==> flow/design.v <==
module copyEngine  #(
    parameter DATA_WIDTH       = 64,
    parameter ADDR_WIDTH       = 32,
    parameter LEN              = 16,
    parameter FULL_WORD_SIZE   = DATA_WIDTH / 8
) (
    input                             rstn,
    input                             clk,
    input                             src_dw_sel_i, 
    input                             dst_dw_sel_i, 
    input                             copy_i,
    input                             set_i,
    input        [7:0]                setVal_i,
    input                             flush_i,
    input        [LEN-1:0]            len_i,
    input        [ADDR_WIDTH-1:0]     src_i,
    input        [ADDR_WIDTH-1:0]     dst_i,
    output logic                      done_o,
    output logic                      mem_re_r,
    output logic [ADDR_WIDTH-1:0]     mem_rad_r,
    input                             mem_rreq_rdy,
    input        [DATA_WIDTH-1:0]     mem_rdat,
    input                             mem_rdat_rdy,
    output logic [FULL_WORD_SIZE-1:0] mem_bwe_r,
    output logic [ADDR_WIDTH-1:0]     mem_wad_r,
    output logic [DATA_WIDTH-1:0]     mem_wdat_r,
    input                             mem_wreq_rdy,
    output logic                      flush_r,
    output logic [ADDR_WIDTH-1:0]     cmd_adr_r,
    input                             cmd_rdy
);
    localparam int WORD_SIZE = FULL_WORD_SIZE / 2;
    localparam int RD_FIFO_DW = 32;
    localparam int RD_FIFO_AW = 4;
    localparam int BYTE_SHIFT = $clog2(FULL_WORD_SIZE);
    localparam int LOG_BYTE_SHIFT = $clog2(BYTE_SHIFT);
    localparam int ALIGN_BUF_SIZE = 2*RD_FIFO_DW;
    localparam int ALIGN_BUF_SIZE_BYTES = ALIGN_BUF_SIZE / 8;
    localparam int LOG_ALIGN_BUF_SIZE = $clog2(ALIGN_BUF_SIZE);
    localparam int LOG_ALIGN_BUF_SIZE_BYTES = $clog2(ALIGN_BUF_SIZE_BYTES);
    localparam int FULL_WRITE_MASK = {FULL_WORD_SIZE {1'b1}};
    localparam int WRITE_MASK = {WORD_SIZE {1'b1}};
    localparam int WRITE_FIRST=0;
    localparam int WRITE_MIDDLE=1;
    localparam int WRITE_LAST=2;
    localparam int WRITE_SKIP=3;  
    logic [BYTE_SHIFT-1:0]              srcShift, srcShift_r;
    logic [BYTE_SHIFT-1:0]              dstShift, dstShift_r;
    logic [BYTE_SHIFT:0]                readNum;
    logic [BYTE_SHIFT:0]                writeNum;
    logic [LOG_ALIGN_BUF_SIZE_BYTES:0]  readNum_s1;
    logic                               cmdBusy, cmdBusy_r;
    logic                               flush;
    logic [ADDR_WIDTH-1:0]              cmd_adr;
    logic                               rdBusy, rdBusy_r, wrBusy, wrBusy_r;
    logic [LEN-1:0]                     rdCnt, rdCnt_r, wrCnt, wrCnt_r;
    logic [ADDR_WIDTH-1:0]              srcPtr, srcPtr_r, dstPtr, dstPtr_r;
    logic [ALIGN_BUF_SIZE-1:0]          alignBuf_r, alignBuf;
    logic                               memset_run, memset_run_r;
    logic [7:0]                         memset_val, memset_val_r;
    logic                               rstall, wstall;
    logic                               firstRead_req, firstRead_req_r, firstRead_vld, firstRead_vld_r;
    logic                               firstWrite, firstWrite_r;
    logic [1:0]                         writeCase;
    logic [LOG_ALIGN_BUF_SIZE_BYTES:0]  bufNum, bufNum_r;
    logic [FULL_WORD_SIZE-1:0]          mem_bwe, bwe;
    logic [ADDR_WIDTH-1:0]              mem_wad;
    logic [DATA_WIDTH-1:0]              mem_wdat;
    logic                               mem_re;
    logic [ADDR_WIDTH-1:0]              mem_rad;
    logic                               rdfifo_reserve;
    logic                               rdfifo_we;
    logic                               rdfifo_re;
    logic [RD_FIFO_DW-1:0]              rdfifo_wdat;
    logic [RD_FIFO_DW-1:0]              rdfifo_rdat;
    logic                               rdfifo_rrdy;
    logic                               rdfifo_wrdy;
    logic                               almost_full;
    logic                               src_dw_sel, src_dw_sel_r; 
    logic                               dst_dw_sel, dst_dw_sel_r; 
    logic [LOG_BYTE_SHIFT:0]            src_word_size, src_word_size_r;
    logic [LOG_BYTE_SHIFT:0]            dst_word_size, dst_word_size_r;
    assign rdfifo_wdat =  src_dw_sel_r ? {mem_rdat[55:48], mem_rdat[39:32], mem_rdat[23:16], mem_rdat[7:0]} : mem_rdat[31:0];
    reserve_fifo #(
        .DW     (RD_FIFO_DW),
        .AW     (RD_FIFO_AW)
    ) rdfifo (
        .rstn            (rstn),
        .clk             (clk),
        .rd_en           (rdfifo_re),
        .reserve_en      (rdfifo_reserve),
        .dout            (rdfifo_rdat),
        .wr_en           (rdfifo_we),
        .din             (rdfifo_wdat),
        .wrdy            (rdfifo_wrdy),
        .rrdy            (rdfifo_rrdy)
    );
    always @(posedge clk or negedge rstn) begin
        if (~rstn) begin
            alignBuf_r <= 0;
            mem_re_r <= 0;
            mem_rad_r <= 0;
            mem_bwe_r <= 0;
            mem_wad_r <= 0;
            mem_wdat_r <= 0;
            {memset_run_r, memset_val_r, rdCnt_r, wrCnt_r, rdBusy_r, wrBusy_r, alignBuf_r, bufNum_r, srcShift_r, dstShift_r,
            firstWrite_r, firstRead_req_r, firstRead_vld_r, srcPtr_r, dstPtr_r, src_dw_sel_r,
            dst_dw_sel_r} <= 0;
            flush_r <= 0;
            cmd_adr_r <= 0;
            cmdBusy_r <= 0;
        end
        else begin
            alignBuf_r <= alignBuf;
            mem_re_r <= mem_re;
            mem_rad_r <= mem_rad;
            mem_bwe_r <= mem_bwe;
            mem_wad_r <= mem_wad;
            mem_wdat_r <= mem_wdat;
            {memset_run_r, memset_val_r, rdCnt_r, wrCnt_r, rdBusy_r, wrBusy_r, alignBuf_r, bufNum_r, srcShift_r, dstShift_r,  firstWrite_r, firstRead_req_r, firstRead_vld_r, srcPtr_r, dstPtr_r, src_dw_sel_r, dst_dw_sel_r} <=
                {memset_run, memset_val, rdCnt, wrCnt, rdBusy, wrBusy, alignBuf, bufNum, srcShift, dstShift, firstWrite, firstRead_req, firstRead_vld, srcPtr, dstPtr, src_dw_sel, dst_dw_sel};
            flush_r <= flush;
            cmd_adr_r <= cmd_adr;
            cmdBusy_r <= cmdBusy;
        end
    end
    always @(*) begin
        {memset_run, memset_val, rdCnt, wrCnt, rdBusy, wrBusy, alignBuf, bufNum, srcShift, dstShift, firstWrite, firstRead_req, firstRead_vld, srcPtr, dstPtr, src_dw_sel, dst_dw_sel}=
            {memset_run_r, memset_val_r, rdCnt_r, wrCnt_r, rdBusy_r, wrBusy_r, alignBuf_r, bufNum_r, srcShift_r, dstShift_r, firstWrite_r, firstRead_req_r, firstRead_vld_r, srcPtr_r, dstPtr_r, src_dw_sel_r, dst_dw_sel_r} ;
        {writeNum, rdfifo_re, bwe} = 0;
        writeCase = WRITE_SKIP;  
        cmdBusy = cmdBusy_r;
        cmd_adr = cmd_adr_r;
        flush = flush_r;
        if (~rdBusy_r && ~wrBusy_r && ~cmdBusy_r && (mem_bwe_r==0) && (copy_i || set_i || flush_i)) begin  
            srcShift = src_dw_sel_i ? (src_i & 7) : (src_i & 3);
            dstShift = dst_dw_sel_i ? (dst_i & 7) : (dst_i & 3);
            srcPtr = src_i;
            dstPtr = dst_i;
            rdCnt = len_i;
            wrCnt = len_i;
            firstRead_req = 1;
            firstRead_vld = 1;
            firstWrite = 1;
            rdBusy = copy_i;
            wrBusy = (copy_i || set_i);
            memset_run = set_i & ~copy_i;
            memset_val = setVal_i;
            src_dw_sel = src_dw_sel_i;
            dst_dw_sel = dst_dw_sel_i;
            cmdBusy = flush_i;
            cmd_adr = dst_i;
            flush = flush_i;
        end
        if (flush_r && cmd_rdy) begin
            cmdBusy = 0;
            cmd_adr = 0;
            flush = 0;
        end
            if(firstWrite_r==1) begin  
                if (dst_dw_sel_r) begin 
                    writeNum = (((FULL_WORD_SIZE-dstShift_r) / 2) > wrCnt_r) ? (wrCnt_r*2) : (FULL_WORD_SIZE-dstShift_r); 
                    writeCase = ((wrCnt_r <= WORD_SIZE) && ((writeNum/2)==wrCnt_r)) ? WRITE_LAST : WRITE_FIRST;
                end
                else begin
                    writeNum = ((WORD_SIZE-dstShift_r) > wrCnt_r) ? wrCnt_r : (WORD_SIZE-dstShift_r); 
                    writeCase = ((wrCnt_r <= WORD_SIZE) && (writeNum==wrCnt_r)) ? WRITE_LAST : WRITE_FIRST;
                end
                for (int b=0; b<FULL_WORD_SIZE; b++) begin
                    if (b < writeNum) bwe[dstShift_r + b] = 1;
                end
            end
            else if((wrCnt_r<=WORD_SIZE) && wrBusy_r) begin  
                bwe = shift_right_mask(WORD_SIZE-wrCnt_r, dst_dw_sel_r);          
                writeNum = dst_dw_sel_r ? (wrCnt_r*2) : wrCnt_r;
                writeCase = WRITE_LAST;
            end
            else begin
                bwe = dst_dw_sel_r ? {FULL_WORD_SIZE {1'b1}} : {WORD_SIZE {1'b1}};
                writeNum = dst_dw_sel_r ? FULL_WORD_SIZE : WORD_SIZE;
                writeCase = WRITE_MIDDLE;
            end
        rstall = (mem_rreq_rdy && rdBusy_r && rdfifo_wrdy) ? 0 : 1;
        wstall = (mem_wreq_rdy && wrBusy_r && (((bufNum_r>=writeNum && ~dst_dw_sel_r)) || (bufNum_r>=(writeNum/2) && dst_dw_sel_r))) ? 0 : 1;
        readNum = (firstRead_req_r && src_dw_sel_r) ? (FULL_WORD_SIZE - srcShift_r)/2 :
                  (firstRead_req_r && ~src_dw_sel_r) ? (WORD_SIZE - srcShift_r) :
                                                        WORD_SIZE;          
        mem_re = mem_re_r;
        mem_rad = mem_rad_r;
        if (~rstall) begin
            firstRead_req = 0;
            rdCnt = (rdCnt_r >= readNum) ? (rdCnt_r - readNum) : 0;
            rdBusy = (rdCnt==0) ? 0 : 1;
            srcPtr = srcPtr_r + (src_dw_sel_r ? readNum*2 : readNum);
            mem_re = 1;
            mem_rad = src_dw_sel_r ? (srcPtr_r >> BYTE_SHIFT) : (srcPtr_r >> (BYTE_SHIFT-1));
        end
        else if (mem_rreq_rdy) begin
            mem_re = 0;
        end
        rdfifo_reserve = mem_rreq_rdy & mem_re_r;
        rdfifo_we = mem_rdat_rdy; 
            if(~wstall) begin
                if (writeCase==WRITE_LAST) begin
                    bufNum = 0;
                    alignBuf = 0;
                end
                else if (dst_dw_sel) begin
                    bufNum -= (writeNum / 2);                  
                    alignBuf >>= (writeNum*4);          
                end
                else begin
                    bufNum -= writeNum;                  
                    alignBuf >>= (writeNum*8);          
                end
            end
            else begin
                bwe=0; writeCase=WRITE_SKIP; writeNum=0;  
            end
        readNum_s1 = (firstRead_vld_r && src_dw_sel_r) ? (FULL_WORD_SIZE - srcShift_r)/2 :
                    (firstRead_vld_r && ~src_dw_sel_r) ? (WORD_SIZE - srcShift_r) :
                                                         WORD_SIZE;          
        if(rdfifo_rrdy && ((bufNum+readNum_s1)<ALIGN_BUF_SIZE_BYTES) && ~memset_run_r) begin
            rdfifo_re = 1;
            firstRead_vld = 0;
            if(firstRead_vld_r && src_dw_sel_r) begin
                alignBuf |= (rdfifo_rdat >> (srcShift_r*4));
            end
            else if (firstRead_vld_r) begin
                alignBuf |= (rdfifo_rdat >> (srcShift_r*8));
            end
            else begin  
                alignBuf |= (rdfifo_rdat << (bufNum*8));      
            end
            bufNum += readNum_s1;  
        end
        else if ((bufNum<ALIGN_BUF_SIZE_BYTES) && memset_run_r && (writeCase!=WRITE_LAST)) begin
            alignBuf = {ALIGN_BUF_SIZE_BYTES {memset_val_r}};
            bufNum += (((ALIGN_BUF_SIZE_BYTES - bufNum) > wrCnt_r) ? wrCnt_r : (ALIGN_BUF_SIZE_BYTES - bufNum));
        end
        mem_bwe = mem_bwe_r;
        mem_wad = mem_wad_r;
        mem_wdat = mem_wdat_r;
        if (~wstall) begin
            firstWrite = 0;
            if (dst_dw_sel_r) begin
                dstPtr = dstPtr_r + writeNum;
                dstShift = (dstPtr & 7);
                mem_bwe = bwe;
                mem_wad = dstPtr_r >> BYTE_SHIFT;
                wrCnt = wrCnt_r - writeNum/2;
                if (firstWrite_r) begin
                    mem_wdat = shift_left(alignBuf_r[31:0], dstShift_r, dst_dw_sel_r); 
                end
                else begin
                    mem_wdat = {8'b0, alignBuf_r[31:24], 8'b0, alignBuf_r[23:16], 8'b0, alignBuf_r[15:8], 8'b0, alignBuf_r[7:0]};
                end
            end
            else begin
                dstPtr = dstPtr_r + writeNum;
                dstShift = (dstPtr & 3);
                mem_bwe = bwe;
                mem_wad = dstPtr_r >> (BYTE_SHIFT - 1);
                wrCnt = wrCnt_r - writeNum;
                if (firstWrite_r) begin
                    mem_wdat = shift_left(alignBuf_r[31:0], dstShift_r, dst_dw_sel_r); 
                end
                else begin
                    mem_wdat = alignBuf_r[31:0];
                end
            end
            if(writeCase==WRITE_LAST) begin
                wrBusy = 0;
                memset_run = 0;
            end
        end
        else if (mem_wreq_rdy) begin
            mem_bwe = 0;
        end
        done_o = ~rdBusy_r && ~wrBusy_r && (mem_bwe_r==0) && ~cmdBusy_r;
    end
function [DATA_WIDTH-1:0] shift_left;
    input [31:0]           dat;
    input [BYTE_SHIFT-1:0] shift;
    input                  dw_sel;
    if (dw_sel) begin
        shift_left = 0;
        for (int i=0; i<FULL_WORD_SIZE; i++) begin
            if ((i&1)==0) begin
                shift_left[(i + shift)*8 +: 8] = dat[i*8/2 +: 8];
            end
        end
    end
    else begin
        shift_left = (dat << (8*shift)) & ({{32{1'b0}}, {32{1'b1}}});
    end
endfunction
function [FULL_WORD_SIZE-1:0] shift_right_mask;
    input [BYTE_SHIFT-1:0] shift;
    input                  dw_sel;
    shift_right_mask = dw_sel ? (FULL_WRITE_MASK>>(shift*2)) : (WRITE_MASK>>shift);
endfunction
endmodule
module reserve_fifo#(
    parameter DW = 32,
    parameter AW = 1
)(
    input                   rstn,
    input                   clk,
    input                   reserve_en,
    input                   wr_en,
    input        [DW-1:0]   din,
    input                   rd_en,
    output logic [DW-1:0]   dout,
    output logic            wrdy,
    output logic            rrdy
);
    localparam DEPTH = (1 << AW);
    reg [DW-1:0]   mem[DEPTH];
    logic [AW-1:0] wptr, wptr_r;
    logic [AW-1:0] rptr, rptr_r;
    logic [AW:0]   num, num_r, reserveNum, reserveNum_r;
    logic          we;
    logic vrdy;
    always @(posedge clk or negedge rstn) begin
        if (~rstn) begin
            wptr_r <= 0;
            rptr_r <= 0;
            num_r <= 0;
            reserveNum_r<=0;
        end
        else begin
            wptr_r <= wptr;
            rptr_r <= rptr;
            num_r <= num;
            reserveNum_r<=reserveNum;
        end
    end
    always @(*) begin
        wrdy = (reserveNum_r < (DEPTH-1));
        rrdy = (num_r!=0);
        wptr = wptr_r;
        rptr = rptr_r;
        reserveNum = (reserveNum_r + reserve_en - rd_en);
        num        = num_r        + wr_en      - rd_en;
        we = 0;
        if (wr_en) begin
            wptr = wptr_r + 1;
            we = 1;
        end
        if (rd_en) begin
            rptr = rptr_r + 1;
        end
    end
    always @(posedge clk) begin
        if (we) begin
            mem[wptr_r] <= din;
        end
    end
    assign dout = mem[rptr_r];
endmodule
# Tool chain data of copyEngine
# The steps from the RTL of copyEngine to its reports follow in flow order.
# Line numbers count from 1 in the design file above.
# Operators: Yosys type, input widths -> output width; for muxes data width and select width s.
# Library cell names are shortened.
# A cell with -- has no value.
[inputs]
top = "copyEngine"
clock = "clk"
lib = "sky130hd"
corner = "tt_025C_1v80"

# Word level
# Source: Yosys, flattened and elaborated, memories not mapped. Widths are those after wreduce. Registers that Yosys merges into a memory's read port (data or address) are not register bits. Print and check cells do not count.
# Yosys's memory passes give these memory sizes; they may raise the number of words (mostly to a power of two), join words into wider ones and drop unused or constant bits.
[bits]
ff_bits = 374
mem_bits_ro = 64
out_inout_bits = 171
input_bits = 163
n_memories = 2
ramBits = 512
word_cells = 412
[memory_table]
columns = ["memory", "words", "word_bits", "read_ports", "wr", "line_no", "rtl"]
rows = [
  ["rdfifo.mem", 16, 32, 1, 1, 319, "reg [DW-1:0]   mem[DEPTH];"],
  ["(name not given)", 8, 8, 1, 0, 170, "if (b < writeNum) bwe[dstShift_r + b] = 1;"],
]
[classes]
compare = 18
bitwise = 12
shifts = 8
mux = 183
n_eq = 86
reduce_logical = 43
addsub = 32
[ops]
columns = ["operator", "n"]
rows = [
  ["$mux 64", 10],
  ["$mux 8", 48],
  ["$logic_not 32->1", 11],
  ["$mux 32", 8],
  ["$or 64x64->64", 3],
  ["$eq 4x3->1 const B", 40],
  ["$eq 4x2->1 const B", 20],
  ["$mux 16", 5],
  ["$mux 1", 79],
  ["$mux 4", 19],
  ["$gt 32x16->1", 2],
  ["$shr 32x5->64", 1],
  ["$shr 32x6->64", 1],
  ["$shl 32x7->64", 1],
  ["$shr 64x6->64", 1],
  ["$shr 64x7->64", 1],
  ["$mux 30", 2],
  ["$eq 4x1->1 const B", 10],
  ["$sub 16x4->16", 2],
  ["$add 32x4->32", 1],
  ["$add 32x5->32", 1],
  ["$shl 32x6->32", 1],
  ["$shr 5x3->32 const A", 1],
  ["$shr 9x4->32 const A", 1],
  ["$gt 31x16->1", 1],
  ["$logic_and 1x1->1", 24],
  ["$sub 16x3->16", 1],
  ["$le 16x3->1 const B", 1],
]
# Not listed: further kinds 41, cells in them 86.

# Depth
# Depth = most cells in a row (Yosys ltp): at word level without a register or memory, in the mapped netlist without a sequential cell, where the memories' decode and read muxes count.
[depth]
depth_word = 24
ABC_AREA = 0
depth_mapped = 46
mapped_depth_nobuf = 43

# After synthesis
# Yosys stat after the flow's synthesis: flattened, memories mapped to cells. It holds for the ABC_AREA given above (unset counts as 0); a run with the other value may have another netlist.
# Totals and module areas in this step are rounded.
[synth_totals]
buffers = 312
seq_area_um2 = 24580
mapped_area_um2 = 46780
flip_flops = 880
cells = 4080
[types]
columns = ["type", "n", "type_area_um2"]
rows = [
  ["edfxtp_1", 512, 1.54E+04],
  ["dfrtp_1", 368, 9.21E+03],
  ["mux4_2", 160, 3.6E+03],
  ["nand2_1", 507, 1.9E+03],
  ["mux2i_1", 188, 1.88E+03],
  ["o21ai_0", 248, 1241.19],
  ["a21oi_1", 239, 1.2E+03],
  ["nor2_1", 311, 1167.37],
  ["ha_1", 88, 1.1E+03],
  ["clkbuf_1", 232, 870.835],
  ["mux2_2", 63, 709.43],
  ["a221oi_1", 58, 507.987],
  ["a22oi_1", 64, 480.461],
  ["nand3_1", 81, 405.389],
  ["a222oi_1", 38, 380.365],
  ["o22ai_1", 50, 312.8],
  ["inv_1", 77, 289.027],
  ["and3_1", 45, 281.52],
]
# Not listed: further types 93, cells in them 751.
# By module: a second synthesis without flattening, with its own total; a netlist apart from the flattened one above.
[hier_totals]
hier_cells = 4177
hier_area_um2 = 46920
# Rows give one instance, submodules left out.
[by_module]
columns = ["module", "instances", "mod_seq_area_um2", "mod_area_um2", "cells"]
rows = [
  ["copyEngine", 1, 8758, 26690, 3278],
  ["reserve_fifo", 1, 15830, 20230, 899],
]

# Path before layout
# Source: OpenSTA report_checks on the synthesized netlist (no wires, ideal clock, input and output delay 20% of the period each), path of least setup slack; recovery checks are left aside. Register names are those of the netlist, which keeps one name where synthesis merged equal registers.
[synth_path]
path_type = "register to register"
start = "register (no name shown)"
end = "register bufNum_r[2]"
launch_ns = 0.000
setup_time_ns = 0.139
path_buffers = 4
t_arrival_ns = 9.484
path_stages = 46
clock_period_ns = 10.0
path_delay_ns = 9.623
slack_ns = 0.377
required_ns = 9.861
period_less_setup_slack_ns = 9.623
# "path_delay_ns" is the arrival time less input delay plus setup time.
# "path_stages": output pins that drive a net of the path, with the launching flip-flop's if there is one; two outputs of one cell count as two.
# "period_less_setup_slack_ns" is the clock period less the worst setup slack; recovery checks do not enter. This is arithmetic on one report: input and output delays are still those of the set period (20% each).
[synth_via]
path_cell_list = "dfrtp_1 -> buf_2 -> inv_1 -> ha_1 -> ha_1 -> clkbuf_1 -> inv_1 -> ha_1 -> a21oi_1 -> o21a_1 -> and2b_1 -> o21a_1 -> o21a_1 -> o211a_2 -> a31oi_2 -> inv_1 -> ha_1 -> fa_1 -> [... 10 more ...] -> ha_1 -> a21o_1 -> a21o_1 -> a21oi_1 -> nor2b_1 -> o21ai_0 -> nand2b_1 -> a211o_1 -> a21oi_1 -> o21bai_1 -> a21oi_1 -> ha_1 -> inv_1 -> fa_1 -> xor2_1 -> nor2_1 -> a211oi_1 -> a21oi_1"
[synth_rtl]
columns = ["item", "line_no", "rtl"]
rows = [
  ["end: declaration", 65, "logic [LOG_ALIGN_BUF_SIZE_BYTES:0]  bufNum, bufNum_r;"],
]
# No chain of elaborated cells between the ends is given.

# Path in the finished layout
# From the final timing report of flow run A: the path of least setup slack in the routed layout; clock arrival at registers is part of the times.
[layout_path]
path_type = "register to register"
start = "register (no name shown)"
end = "register alignBuf_r[11]"
launch_ns = 0.66
clock_period_ns = 9.97
path_stages = 28
required_ns = 10.54
path_buffers = 3
t_arrival_ns = 8.62
slack_ns = 1.92
setup_time_ns = 0.07
[layout_via]
path_cell_list = "dfrtp_1 -> clkinvlp_4 -> ha_2 -> nor2b_4 -> ha_1 -> nand3_1 -> o21ai_0 -> nor3_4 -> mux2i_1 -> and3_1 -> o211a_4 -> a31oi_4 -> buf_4 -> buf_4 -> ha_1 -> nand2_1 -> a31oi_4 -> o311a_2 -> nand2_1 -> buf_4 -> clkinv_1 -> nor3_1 -> and4_1 -> o21ai_2 -> nor3_1 -> a221oi_1 -> a21oi_1 -> a221o_1"
[layout_rtl]
columns = ["item", "line_no", "rtl"]
rows = [
  ["end: assignment", 100, "alignBuf_r <= 0;"],
  ["end: assignment", 114, "alignBuf_r <= alignBuf;"],
  ["end: declaration", 58, "logic [ALIGN_BUF_SIZE-1:0]          alignBuf_r, alignBuf;"],
]
# No chain of elaborated cells between the ends is given.

# Settings and measured results of 4 stored flow runs for module copyEngine (sky130hd), not sorted in any way. The constraints put input and output delay at 20% of the set period each and load the outputs with 0.01 pF.
# "achieved_clock_period_ns" means the clock period less the worst setup slack. The figure is calculated, with input and output delays left at 20% of the set period.
# "worstPathTime_ns" means the part of the period allowed to the worst setup path (the constraints hold back 20% at inputs and 20% at outputs) less its slack; where the path has registers, the arrival times of their clocks count too.
# "totalPower_uw" is the tool's figure for a default switching activity; nothing was simulated.
# Measured values are rounded.

[[run]]
name = "flow run A"
[run.settings]
ABC_AREA = 0
CORE_ASPECT_RATIO = 0.55
CORE_MARGIN = 4
CORE_UTILIZATION = 33
CTS_CLUSTER_DIAMETER = 80
CTS_CLUSTER_SIZE = 83
GPL_ROUTABILITY_DRIVEN = 0
MAX_ROUTING_LAYER = "met5"
PLACE_DENSITY_LB_ADDON = 0.02
SETUP_SLACK_MARGIN = 2.2
SLEW_MARGIN = 10
TNS_END_PERCENT = 15
period_ns = 9.97
CAP_MARGIN = 20
[run.results]
die_area_um2 = 148100
totalPower_uw = 19660
worstPathTime_ns = 8.05
path_kind = "register to register"
setupTns_ns = 0.000
ws_hold_ns = 0.483
achieved_clock_period_ns = 8.050
layout_utilization_pct = 39.1
synthesis_area_um2 = 46780
timing.setup.ws_ns = 1.920
final_cell_area_um2 = 55090

[[run]]
name = "flow run B"
[run.settings]
CORE_UTILIZATION = 40
period_ns = 9.49
CAP_MARGIN = 20
CORE_MARGIN = 2
SLEW_MARGIN = 20
[run.results]
die_area_um2 = 119700
totalPower_uw = 20240
worstPathTime_ns = 8.79
path_kind = "register to register"
setupTns_ns = 0.000
ws_hold_ns = 0.473
achieved_clock_period_ns = 8.788
layout_utilization_pct = 47.0
synthesis_area_um2 = 46780
timing.setup.ws_ns = 0.702
final_cell_area_um2 = 54550

[[run]]
name = "flow run C"
[run.settings]
ABC_AREA = 0
CORE_ASPECT_RATIO = 1.08
CORE_MARGIN = 4
CORE_UTILIZATION = 16
CTS_CLUSTER_DIAMETER = 33
MAX_ROUTING_LAYER = "met5"
SETUP_SLACK_MARGIN = 2.2
SLEW_MARGIN = 15
TNS_END_PERCENT = 70
period_ns = 9.97
CAP_MARGIN = 20
[run.results]
die_area_um2 = 301100
totalPower_uw = 22400
worstPathTime_ns = 7.71
path_kind = "register to register"
setupTns_ns = 0.000
ws_hold_ns = 0.473
achieved_clock_period_ns = 7.713
layout_utilization_pct = 20.9
synthesis_area_um2 = 46780
timing.setup.ws_ns = 2.257
final_cell_area_um2 = 60790

[[run]]
name = "flow run D"
[run.settings]
ABC_AREA = 0
CAP_MARGIN = 30
CELL_PAD_IN_SITES_GLOBAL_PLACEMENT = 1
CORE_ASPECT_RATIO = 0.5
CORE_MARGIN = 9
CORE_UTILIZATION = 40
CTS_CLUSTER_DIAMETER = 36
CTS_CLUSTER_SIZE = 52
MAX_ROUTING_LAYER = "met4"
MIN_ROUTING_LAYER = "met1"
period_ns = 11.5
SLEW_MARGIN = 20
[run.results]
die_area_um2 = 130300
totalPower_uw = 17480
worstPathTime_ns = 10.33
path_kind = "register to register"
setupTns_ns = 0.000
ws_hold_ns = 0.465
achieved_clock_period_ns = 10.326
layout_utilization_pct = 47.6
synthesis_area_um2 = 46780
timing.setup.ws_ns = 1.174
final_cell_area_um2 = 55070
